==> flow/design.v <==
module cfg_count_stat  #(
    parameter DATA_WIDTH = 1 
)(
    input                     clk,
    input                     rstn,
    input                     rd_count_mode,      
    input                     sample_mode,        
    input                     rd,
    input    [DATA_WIDTH-1:0] data_in,
    input                     data_in_vld,
    input                     wr,                 
    input    [31:0]           wr_data,
    output  reg [31:0]        data_out 
);
reg [31:0] data_tmp;
reg  data_in_r;
always @ (posedge clk)
begin
    if (!rstn)
        data_in_r <= 0;
    else
        data_in_r <= data_in;
end
always @ (posedge clk)
begin
    if (!rstn)
        data_out <= 0;
    else if(rd)begin
        if (sample_mode)
            if (data_in_vld)
                data_out <= data_tmp + data_in;
            else
                data_out <= data_tmp;
        else
            data_out <= data_tmp ;
    end
end
always @ (posedge clk)
begin
    if (!rstn)
        data_tmp <= 0;
    else if (wr)
        data_tmp <= wr_data;
    else if(data_in_vld)begin
        case ({rd,rd_count_mode,sample_mode})
        3'b000: data_tmp <= data_tmp + (data_in && !data_in_r);
        3'b001: data_tmp <= data_tmp + data_in;
        3'b010: data_tmp <= data_tmp + (data_in && !data_in_r);
        3'b011: data_tmp <= data_tmp + data_in;
        3'b100: data_tmp <= 0; 
        3'b101: data_tmp <= 0;
        3'b110: data_tmp <= data_tmp + (data_in && !data_in_r);
        3'b111: data_tmp <= data_tmp + data_in;
        endcase
    end
    else if (rd && !rd_count_mode) begin
        data_tmp <= 0;
    end
end
endmodule
module cfg#(
    parameter ADDR_WIDTH = 32,
    parameter DATA_WIDTH = 32
)(
    input                             clk          ,
    input                             rstn         ,
    input        [ADDR_WIDTH - 1 : 0] addr         ,
    input        [DATA_WIDTH - 1 : 0] wdata        ,
    output  reg  [DATA_WIDTH - 1 : 0] rdata        ,
    output  reg                       rdata_vld    ,
    input                             wr           ,
    input                             rd           ,
    output  reg  [DATA_WIDTH - 1 : 0] addr_0_2     ,
    output  reg  [DATA_WIDTH - 1 : 0] addr_0_3     ,
    output  reg  [DATA_WIDTH - 1 : 0] addr_0_4     ,
    output  reg  [DATA_WIDTH - 1 : 0] addr_1_0     ,
    output  reg  [DATA_WIDTH - 1 : 0] addr_1_1     ,
    output  reg  [DATA_WIDTH - 1 : 0] addr_1_2     ,
    output  reg  [DATA_WIDTH - 1 : 0] addr_1_3     ,
    output  reg  [DATA_WIDTH - 1 : 0] addr_1_4     ,
    input        [DATA_WIDTH - 1 : 0] addr_2_0     ,
    input        [DATA_WIDTH - 1 : 0] addr_2_1     ,
    input        [DATA_WIDTH - 1 : 0] addr_2_2     ,
    input        [DATA_WIDTH - 1 : 0] addr_2_3      
);
localparam  RD_COUNT_MODE_0   = 6'h0  ;   
localparam  SAMPLE_MODE_0   = 6'h1  ;   
localparam  ADDR_0_2   = 6'h2  ;   
localparam  ADDR_0_3   = 6'h3  ;   
localparam  ADDR_0_4   = 6'h4  ;   
localparam  ADDR_1_0   = 6'h10  ;   
localparam  ADDR_1_1   = 6'h11  ;   
localparam  ADDR_1_2   = 6'h12  ;   
localparam  ADDR_1_3   = 6'h13  ;   
localparam  ADDR_1_4   = 6'h14  ;   
localparam  ADDR_2_0   = 6'h20  ;   
localparam  ADDR_2_1   = 6'h21  ;   
localparam  ADDR_2_2   = 6'h22  ;   
localparam  ADDR_2_3   = 6'h23  ;   
reg rd_count_mode;
reg sample_mode;
reg rdata_vld_r ;
reg rd_r;
reg [31:0]  addr_r;
reg [DATA_WIDTH - 1 : 0] addr_2_3_cnt;      
always @ (posedge clk)
begin
    rd_r <= rd ;
    addr_r   <= addr ;
end
always @ (posedge clk)
begin
    rdata_vld_r <= rd ;
    rdata_vld   <= rdata_vld_r ;
end
always @ (posedge clk)
begin
    if (!rstn)begin
        rd_count_mode  <= 1'h0 ;
        sample_mode  <= 1'h0 ;
        addr_0_2  <= 32'h0 ;
        addr_0_3  <= 32'h0 ;
        addr_0_4  <= 32'h0 ;
        addr_1_0  <= 32'h0 ;
        addr_1_1  <= 32'h0 ;
        addr_1_2  <= 32'h0 ;
        addr_1_3  <= 32'h0 ;
        addr_1_4  <= 32'h0 ;
    end
    else if (wr) begin
        case (addr[5:0])
            RD_COUNT_MODE_0 :
                rd_count_mode <= wdata[0] ;
            SAMPLE_MODE_0 :
                sample_mode <= wdata[0] ;
            ADDR_0_2 :
                addr_0_2 <= wdata ;
            ADDR_0_3 :
                addr_0_3 <= wdata ;
            ADDR_0_4 :
                addr_0_4 <= wdata ;
            ADDR_1_0 :
                addr_1_0 <= wdata ;
            ADDR_1_1 :
                addr_1_1 <= wdata ;
            ADDR_1_2 :
                addr_1_2 <= wdata ;
            ADDR_1_3 :
                addr_1_3 <= wdata ;
            ADDR_1_4 :
                addr_1_4 <= wdata ;
        endcase
    end
end
always @ (posedge clk)
begin
    if (!rstn) begin
        rdata <= 32'b0;
    end
    else if (rd_r) begin
        case (addr_r[5:0])
            RD_COUNT_MODE_0:
                rdata <= {31'b0,rd_count_mode};
            SAMPLE_MODE_0:
                rdata <= {31'b0,sample_mode};
            ADDR_0_2:
                rdata <= addr_0_2;
            ADDR_0_3:
                rdata <= addr_0_3;
            ADDR_0_4:
                rdata <= addr_0_4;
            ADDR_1_0:
                rdata <= addr_1_0;
            ADDR_1_1:
                rdata <= addr_1_1;
            ADDR_1_2:
                rdata <= addr_1_2;
            ADDR_1_3:
                rdata <= addr_1_3;
            ADDR_1_4:
                rdata <= addr_1_4;
            ADDR_2_0:
                rdata <= addr_2_0;
            ADDR_2_1:
                rdata <= addr_2_1;
            ADDR_2_2:
                rdata <= addr_2_2;
            ADDR_2_3:
                rdata <= addr_2_3_cnt;
            default :
                rdata <= 32'hf0f0f0f0;
        endcase
    end
end
wire addr_2_3_rd;
assign addr_2_3_rd = (addr[5:0] == ADDR_2_3 ) ? rd : 1'b0;
cfg_count_stat  addr_2_3_stat(
    .clk(clk),
    .rstn(rstn),
    .rd_count_mode(rd_count_mode),
    .sample_mode(sample_mode),
    .rd(addr_2_3_rd),
    .data_in(addr_2_3[0]),
    .data_in_vld(1'b1),
    .wr(wr && (addr[5:0] == ADDR_2_3)),
    .wr_data(wdata),
    .data_out(addr_2_3_cnt) 
);
endmodule
module cfg_test#(
    parameter DATA_WIDTH = 32
)(
    input clk,
    input rstn,
    input        [DATA_WIDTH - 1 : 0] in_0_2     ,
    input        [DATA_WIDTH - 1 : 0] in_0_3     ,
    input        [DATA_WIDTH - 1 : 0] in_0_4     ,
    input        [DATA_WIDTH - 1 : 0] in_1_0     ,
    input        [DATA_WIDTH - 1 : 0] in_1_1     ,
    input        [DATA_WIDTH - 1 : 0] in_1_2     ,
    input        [DATA_WIDTH - 1 : 0] in_1_3     ,
    input        [DATA_WIDTH - 1 : 0] in_1_4     ,
    output       [DATA_WIDTH - 1 : 0] out_2_0     ,
    output       [DATA_WIDTH - 1 : 0] out_2_1     ,
    output       [DATA_WIDTH - 1 : 0] out_2_2     ,
    output       [DATA_WIDTH - 1 : 0] out_2_3      
);
reg [18:0] cnt;
reg [31:0] reg_0_2;
reg [31:0] reg_2_0;
assign out_2_1 = 1'b1;
assign out_2_2 = 1'b0;
assign out_2_0 = reg_2_0;
always @ (posedge clk)
begin
    if (!rstn)
        reg_0_2 <= 0;
    else
        reg_0_2 <= in_0_2;
end
always @ (posedge clk)
begin
    if (!rstn)
        reg_2_0 <= 0;
    else
        reg_2_0 <= reg_0_2 + 1;
end
always @ (posedge clk)
begin
    if (!rstn)
        cnt <= 0;
    else 
        cnt <= cnt +1;
end
assign out_2_3 = (cnt <100) ? 1'b0 :1'b1;
endmodule
module cfg_test_top(
    input clk ,
    input rstn ,
    input        [32 - 1 : 0] addr         ,
    input        [32 - 1 : 0] wdata        ,
    output       [32 - 1 : 0] rdata        ,
    output                    rdata_vld    ,
    input                     wr           ,
    input                     rd            
);
wire [31:0] in_0_2   ;
wire [31:0] in_0_3   ;
wire [31:0] in_0_4   ;
wire [31:0] in_1_0   ;
wire [31:0] in_1_1   ;
wire [31:0] in_1_2   ;
wire [31:0] in_1_3   ;
wire [31:0] in_1_4   ;
wire [31:0] out_2_0  ;
wire [31:0] out_2_1  ;
wire [31:0] out_2_2  ;
wire [31:0] out_2_3  ;
cfg_test cfg_test_u0(
    .clk        ( clk       ),
    .rstn       ( rstn      ),
    .in_0_2     ( in_0_2    ),
    .in_0_3     ( in_0_3    ),
    .in_0_4     ( in_0_4    ),
    .in_1_0     ( in_1_0    ),
    .in_1_1     ( in_1_1    ),
    .in_1_2     ( in_1_2    ),
    .in_1_3     ( in_1_3    ),
    .in_1_4     ( in_1_4    ),
    .out_2_0    ( out_2_0   ),
    .out_2_1    ( out_2_1   ),
    .out_2_2    ( out_2_2   ),
    .out_2_3    ( out_2_3   )  
);
cfg cfg_u0(
    .clk          (clk         ),
    .rstn         (rstn        ),
    .addr         (addr        ),
    .wdata        (wdata       ),
    .rdata        (rdata       ),
    .rdata_vld    (rdata_vld   ),
    .wr           (wr          ),
    .rd           (rd          ),
    .addr_0_2     (in_0_2     ),
    .addr_0_3     (in_0_3     ),
    .addr_0_4     (in_0_4     ),
    .addr_1_0     (in_1_0     ),
    .addr_1_1     (in_1_1     ),
    .addr_1_2     (in_1_2     ),
    .addr_1_3     (in_1_3     ),
    .addr_1_4     (in_1_4     ),
    .addr_2_0     (out_2_0    ),
    .addr_2_1     (out_2_1    ),
    .addr_2_2     (out_2_2    ),
    .addr_2_3     (out_2_3    ) 
);
endmodule
Step by step through the tools: cfg_test_top
What the tools print for cfg_test_top, step after step.
Line numbers count from 1 in the design file above.
Operators carry their Yosys type and port widths (W data, S select, Z words).
Library cell names are shortened.
{"block": "design", "design": "cfg_test_top", "clock_port": "clk", "cell_library": "sky130hd", "lib_corner": "tt_025C_1v80"}

Elaborated design
Source: Yosys, flattened and elaborated, memories not mapped. Widths are those after wreduce. Registers that Yosys merges into a memory's read port (data or address) are not register bits. Print and check cells do not count. Equal cells are merged and count once.
{"block": "word_totals", "ff_bits": 446, "inputBits": 68, "output_inout_bits": 33}
{"block": "op_classes", "add_sub_neg": 4, "cmp": 1, "n_eq": 30, "mux": 6, "reduce_logical": 19}
{"block": "op_table", "cell": "$pmux W32 S14", "n": 1}
{"block": "op_table", "cell": "$pmux W32 S3", "n": 1}
{"block": "op_table", "cell": "$add A32 B1 Y32", "n": 2}
{"block": "op_table", "cell": "$mux W32", "n": 2}
{"block": "op_table", "cell": "$eq A6 B5 Y1 const B", "n": 10}
{"block": "op_table", "cell": "$add A32 B1 Y32 const B", "n": 1}
{"block": "op_table", "cell": "$eq A6 B6 Y1 const B", "n": 5}
{"block": "op_table", "cell": "$eq A6 B2 Y1 const B", "n": 4}
{"block": "op_table", "cell": "$reduce_and A2 Y1", "n": 10}
{"block": "op_table", "cell": "$add A19 B1 Y19 const B", "n": 1}
{"block": "op_table", "cell": "$lt A19 B7 Y1 const B", "n": 1}
{"block": "op_table", "cell": "$eq A3 B3 Y1 const B", "n": 4}
{"block": "op_table", "cell": "$eq A6 B1 Y1 const B", "n": 2}
{"block": "op_table", "cell": "$eq A6 B3 Y1 const B", "n": 2}
{"block": "op_table", "cell": "$logic_not A6 Y1", "n": 2}
{"block": "op_table", "cell": "$eq A3 B2 Y1 const B", "n": 2}
{"block": "op_table", "cell": "$reduce_or A3 Y1", "n": 2}
{"block": "op_table", "cell": "$eq A3 B1 Y1 const B", "n": 1}
{"block": "op_table", "cell": "$logic_not A3 Y1", "n": 1}
{"block": "op_table", "cell": "$logic_and A1 B1 Y1", "n": 2}
{"block": "op_table", "cell": "$reduce_or A2 Y1", "n": 1}
{"block": "op_table", "cell": "$mux W1", "n": 2}
{"block": "op_table", "cell": "$logic_not A1 Y1", "n": 1}

Depth
Longest topological path by Yosys (ltp), each cell counted once; first at word level (registers and memories cut), then after technology mapping (sequential cells cut; the memories' decode and read muxes count).
{"block": "logic_depth", "word_depth": 6, "ABC_AREA": 0, "ltp_mapped": 11, "depth_no_buf": 10}

Netlist
Source: synth_stat.txt of the flow (Yosys; design flattened, memories mapped). It holds for the ABC_AREA given above (unset counts as 0); a run with the other value may have another netlist.
{"block": "synth_totals", "cell_count": 2352, "yosys_area_um2": 18995.7, "ff_cells": 446}
{"block": "by_type", "cell": "dfxtp_1", "n": 446}
{"block": "by_type", "cell": "nand2_1", "n": 587}
{"block": "by_type", "cell": "a21oi_1", "n": 284}
{"block": "by_type", "cell": "clkbuf_1", "n": 180}
{"block": "by_type", "cell": "a22o_1", "n": 48}
{"block": "by_type", "cell": "a22oi_1", "n": 54}
{"block": "by_type", "cell": "xnor2_1", "n": 45}
{"block": "by_type", "cell": "and3_1", "n": 59}
{"block": "by_type", "cell": "nor2_1", "n": 88}
{"block": "by_type", "cell": "o21ai_0", "n": 64}
{"block": "by_type", "cell": "and2_1", "n": 49}
{"block": "by_type", "cell": "xor2_1", "n": 33}
{"block": "by_type", "cell": "a211oi_1", "n": 38}
{"block": "by_type", "cell": "nand4_1", "n": 41}
{"block": "by_type", "cell": "nand3_1", "n": 41}
{"block": "by_type", "cell": "a222oi_1", "n": 16}
{"block": "by_type", "cell": "nor4_1", "n": 25}
{"block": "by_type", "cell": "a31oi_1", "n": 24}
Other cell types: 47; their cells: 230.
The figures by module come from a second, unflattened synthesis with its own total; it is not the netlist above.
{"block": "unflattened", "cells_unflattened": 2543, "hier_area_um2": 20980.1}
Rows give one instance, submodules left out.
{"block": "by_module", "mod": "cfg", "instances": 1, "n_cells": 1609, "area_um2": 13025.0, "mod_seq_area_um2": 5965.7}
{"block": "by_module", "mod": "cfg_count_stat", "instances": 1, "n_cells": 496, "area_um2": 4045.1, "mod_seq_area_um2": 1301.2}
{"block": "by_module", "mod": "cfg_test", "instances": 1, "n_cells": 438, "area_um2": 3910.0, "mod_seq_area_um2": 1661.6}
{"block": "by_module", "mod": "cfg_test_top", "instances": 1, "n_cells": 0, "area_um2": 0.0, "mod_seq_area_um2": 0.0}

Path before layout
Path of least setup slack by OpenSTA after synthesis, without wires, with an ideal clock, recovery checks aside; 20% of the period is set as input and as output delay. Where synthesis merged equal registers, the netlist keeps one of their names.
{"block": "synth_path", "path_kind": "input-to-reg", "from": "input addr[3]", "to": "register cfg_u0.addr_2_3_stat.data_tmp[23]", "period_ps": 5000, "in_delay_ps": 1000, "t_first_pin_ps": 1000, "t_arrival_ps": 2301, "slack_ps": 2637, "delay_ps": 1363, "path_stages": 7, "path_buffers": 2, "synth_period_reached_ps": 2363}
"delay_ps" is the arrival time less input delay plus setup time.
"path_stages": output pins that drive a net of the path, with the launching flip-flop's if there is one; two outputs of one cell count as two.
"synth_period_reached_ps" is the clock period less the worst setup slack; recovery checks do not enter. This is arithmetic on one report: input and output delays are still those of the set period (20% each).
The rows between start and end are the longest chain of elaborated cells between them; the timing report does not say that the signal goes this way. Where chains are equally long, one stands for them.
Each line given opens the expression or statement behind the cell; cells for indexed reads and writes are added by Yosys, which also makes memories of some case tables.
A register here has more assigning lines than the two given.
{"block": "synth_via", "path_cell_list": "nor4bb_1 buf_2 nand3_1 nor2_1 clkbuf_1 nand2_1 nand3_1", "elab_chain_len": 6, "cells_between": 16, "cone_classes": "8 x eq/ne; 3 x mux; 5 x reduce/logical"}
{"block": "synth_lines", "item": "from (decl)", "line": 260, "source": "input        [32 - 1 : 0] addr         ,"}
{"block": "synth_lines", "item": "$eq A6 B6 Y1", "line": 196, "source": "assign addr_2_3_rd = (addr[5:0] == ADDR_2_3 ) ? rd : 1'b0;"}
{"block": "synth_lines", "item": "$mux W1", "line": 196}
{"block": "synth_lines", "item": "$eq A3 B3 Y1", "line": 45, "source": "case ({rd,rd_count_mode,sample_mode})"}
{"block": "synth_lines", "item": "$reduce_or A3 Y1"}
{"block": "synth_lines", "item": "$pmux W32 S3", "line": 45}
{"block": "synth_lines", "item": "$mux W32", "line": 42, "source": "else if (wr)"}
{"block": "synth_lines", "item": "to (assign)", "line": 43, "source": "data_tmp <= wr_data;"}
{"block": "synth_lines", "item": "to (assign)", "line": 46, "source": "3'b000: data_tmp <= data_tmp + (data_in && !data_in_r);"}
{"block": "synth_lines", "item": "to (decl)", "line": 15, "source": "reg [31:0] data_tmp;"}

Worst path after layout
Path of least setup slack in the final report of flow run A (OpenROAD, finished layout, wires in). Where an end is a register, its clock arrival counts in the times.
The path's times are printed in steps of 10 ps; the period is the one set.
{"block": "layout_path", "path_kind": "reg-to-reg", "from": "register cfg_test_u0.cnt[18]", "to": "register cfg_u0.addr_2_3_stat.data_tmp[4]", "period_ps": 2080, "t_first_pin_ps": 640, "t_arrival_ps": 2870, "slack_ps": -300, "path_stages": 13, "path_buffers": 2}
The rows between start and end are the longest chain of elaborated cells between them; the timing report does not say that the signal goes this way. Where chains are equally long, one stands for them.
A register here has more assigning lines than the two given.
{"block": "layout_via", "path_cell_list": "dfxtp_4 nor4_4 o2111ai_4 nor2b_4 ha_4 ha_4 mux2i_4 buf_6 buf_6 nor2_1 xor2_1 a22oi_1 nor2_1", "elab_chain_len": 6, "cells_between": 7, "cone_classes": "2 x add/sub; 1 x compare; 3 x mux; 1 x reduce/logical"}
{"block": "layout_lines", "item": "from (decl)", "line": 228, "source": "reg [18:0] cnt;"}
{"block": "layout_lines", "item": "from (assign)", "line": 251, "source": "cnt <= 0;"}
{"block": "layout_lines", "item": "from (assign)", "line": 253, "source": "cnt <= cnt +1;"}
{"block": "layout_lines", "item": "$lt A19 B7 Y1", "line": 255, "source": "assign out_2_3 = (cnt <100) ? 1'b0 :1'b1;"}
{"block": "layout_lines", "item": "$mux W1", "line": 255}
{"block": "layout_lines", "item": "$logic_and A1 B1 Y1", "line": 52, "source": "3'b110: data_tmp <= data_tmp + (data_in && !data_in_r);"}
{"block": "layout_lines", "item": "$add A32 B1 Y32", "line": 52}
{"block": "layout_lines", "item": "$pmux W32 S3", "line": 45, "source": "case ({rd,rd_count_mode,sample_mode})"}
{"block": "layout_lines", "item": "$mux W32", "line": 42, "source": "else if (wr)"}
{"block": "layout_lines", "item": "to (assign)", "line": 43, "source": "data_tmp <= wr_data;"}
{"block": "layout_lines", "item": "to (assign)", "line": 46, "source": "3'b000: data_tmp <= data_tmp + (data_in && !data_in_r);"}
{"block": "layout_lines", "item": "to (decl)", "line": 15, "source": "reg [31:0] data_tmp;"}

--- measured runs ---
Measured results for cfg_test_top: 4 stored runs of the Yosys and OpenROAD flow on sky130hd. The settings differ; the order carries no meaning. The constraints put input and output delay at 20% of the set period each and load the outputs with 0.01 pF.
"worstPathTime_ps" means the part of the period allowed to the worst setup path (the constraints hold back 20% at inputs and 20% at outputs) less its slack; where the path has registers, the arrival times of their clocks count too.
"power_total_uw" rests on the timing tool's default activity at the inputs, not on a simulated workload.
"worstPathTime_ps" is known to 10 ps.

{"run": "flow run A", "settings": { "ABC_AREA": 0, "CELL_PAD_IN_SITES_GLOBAL_PLACEMENT": 2, "CORE_UTILIZATION": 29, "CTS_CLUSTER_DIAMETER": 31, "CTS_CLUSTER_SIZE": 91, "GPL_ROUTABILITY_DRIVEN": 0, "GPL_TIMING_DRIVEN": 1, "HOLD_SLACK_MARGIN": 0.01, "MAX_ROUTING_LAYER": "met5", "PLACE_DENSITY": 0.76, "SLEW_MARGIN": 30, "period_ns": 2.08, "CAP_MARGIN": 20, "CORE_MARGIN": 2 }, "results": { "ws_setup_ps": -297, "post_route_util_pct": 43.7, "power_total_uw": 27697, "final_stdcell_area_um2": 28214.6, "design.die.area_um2": 67566.2, "worstPathTime_ps": 2380, "critical_path_kind": "reg-to-reg", "synthArea_um2": 18995.7 }}
{"run": "flow run B", "settings": { "ABC_AREA": 1, "CELL_PAD_IN_SITES_GLOBAL_PLACEMENT": 2, "CORE_UTILIZATION": 40, "CTS_CLUSTER_DIAMETER": 31, "CTS_CLUSTER_SIZE": 91, "GPL_ROUTABILITY_DRIVEN": 1, "GPL_TIMING_DRIVEN": 0, "HOLD_SLACK_MARGIN": 0.01, "PLACE_DENSITY": 0.76, "period_ns": 5.0, "CAP_MARGIN": 20, "CORE_MARGIN": 2, "SLEW_MARGIN": 20 }, "results": { "post_route_util_pct": 51.3, "ws_setup_ps": 1341, "final_stdcell_area_um2": 25823.5, "power_total_uw": 11573, "worstPathTime_ps": 3660, "critical_path_kind": "reg-to-reg", "synthArea_um2": 20465.9, "design.die.area_um2": 52989.7 }}
{"run": "flow run C", "settings": { "ABC_AREA": 1, "CORE_UTILIZATION": 40, "GPL_ROUTABILITY_DRIVEN": 0, "HOLD_SLACK_MARGIN": 0.01, "PLACE_DENSITY": 0.76, "SETUP_SLACK_MARGIN": 0.76, "period_ns": 5.0, "CAP_MARGIN": 20, "CORE_MARGIN": 2, "SLEW_MARGIN": 20 }, "results": { "post_route_util_pct": 45.7, "ws_setup_ps": 1881, "final_stdcell_area_um2": 23007.1, "power_total_uw": 7360, "synthArea_um2": 20465.9, "worstPathTime_ps": 3120, "critical_path_kind": "reg-to-reg", "design.die.area_um2": 52989.7 }}
{"run": "flow run D", "settings": { "CORE_UTILIZATION": 40, "PLACE_DENSITY": 0.76, "SETUP_SLACK_MARGIN": 0.76, "period_ns": 5.0, "CAP_MARGIN": 20, "CORE_MARGIN": 2, "SLEW_MARGIN": 20 }, "results": { "ws_setup_ps": 1740, "final_stdcell_area_um2": 21578.2, "worstPathTime_ps": 2260, "critical_path_kind": "input-to-reg", "power_total_uw": 7573, "design.die.area_um2": 49248.5, "synthArea_um2": 18995.7, "post_route_util_pct": 46.2 }}
--- end ---
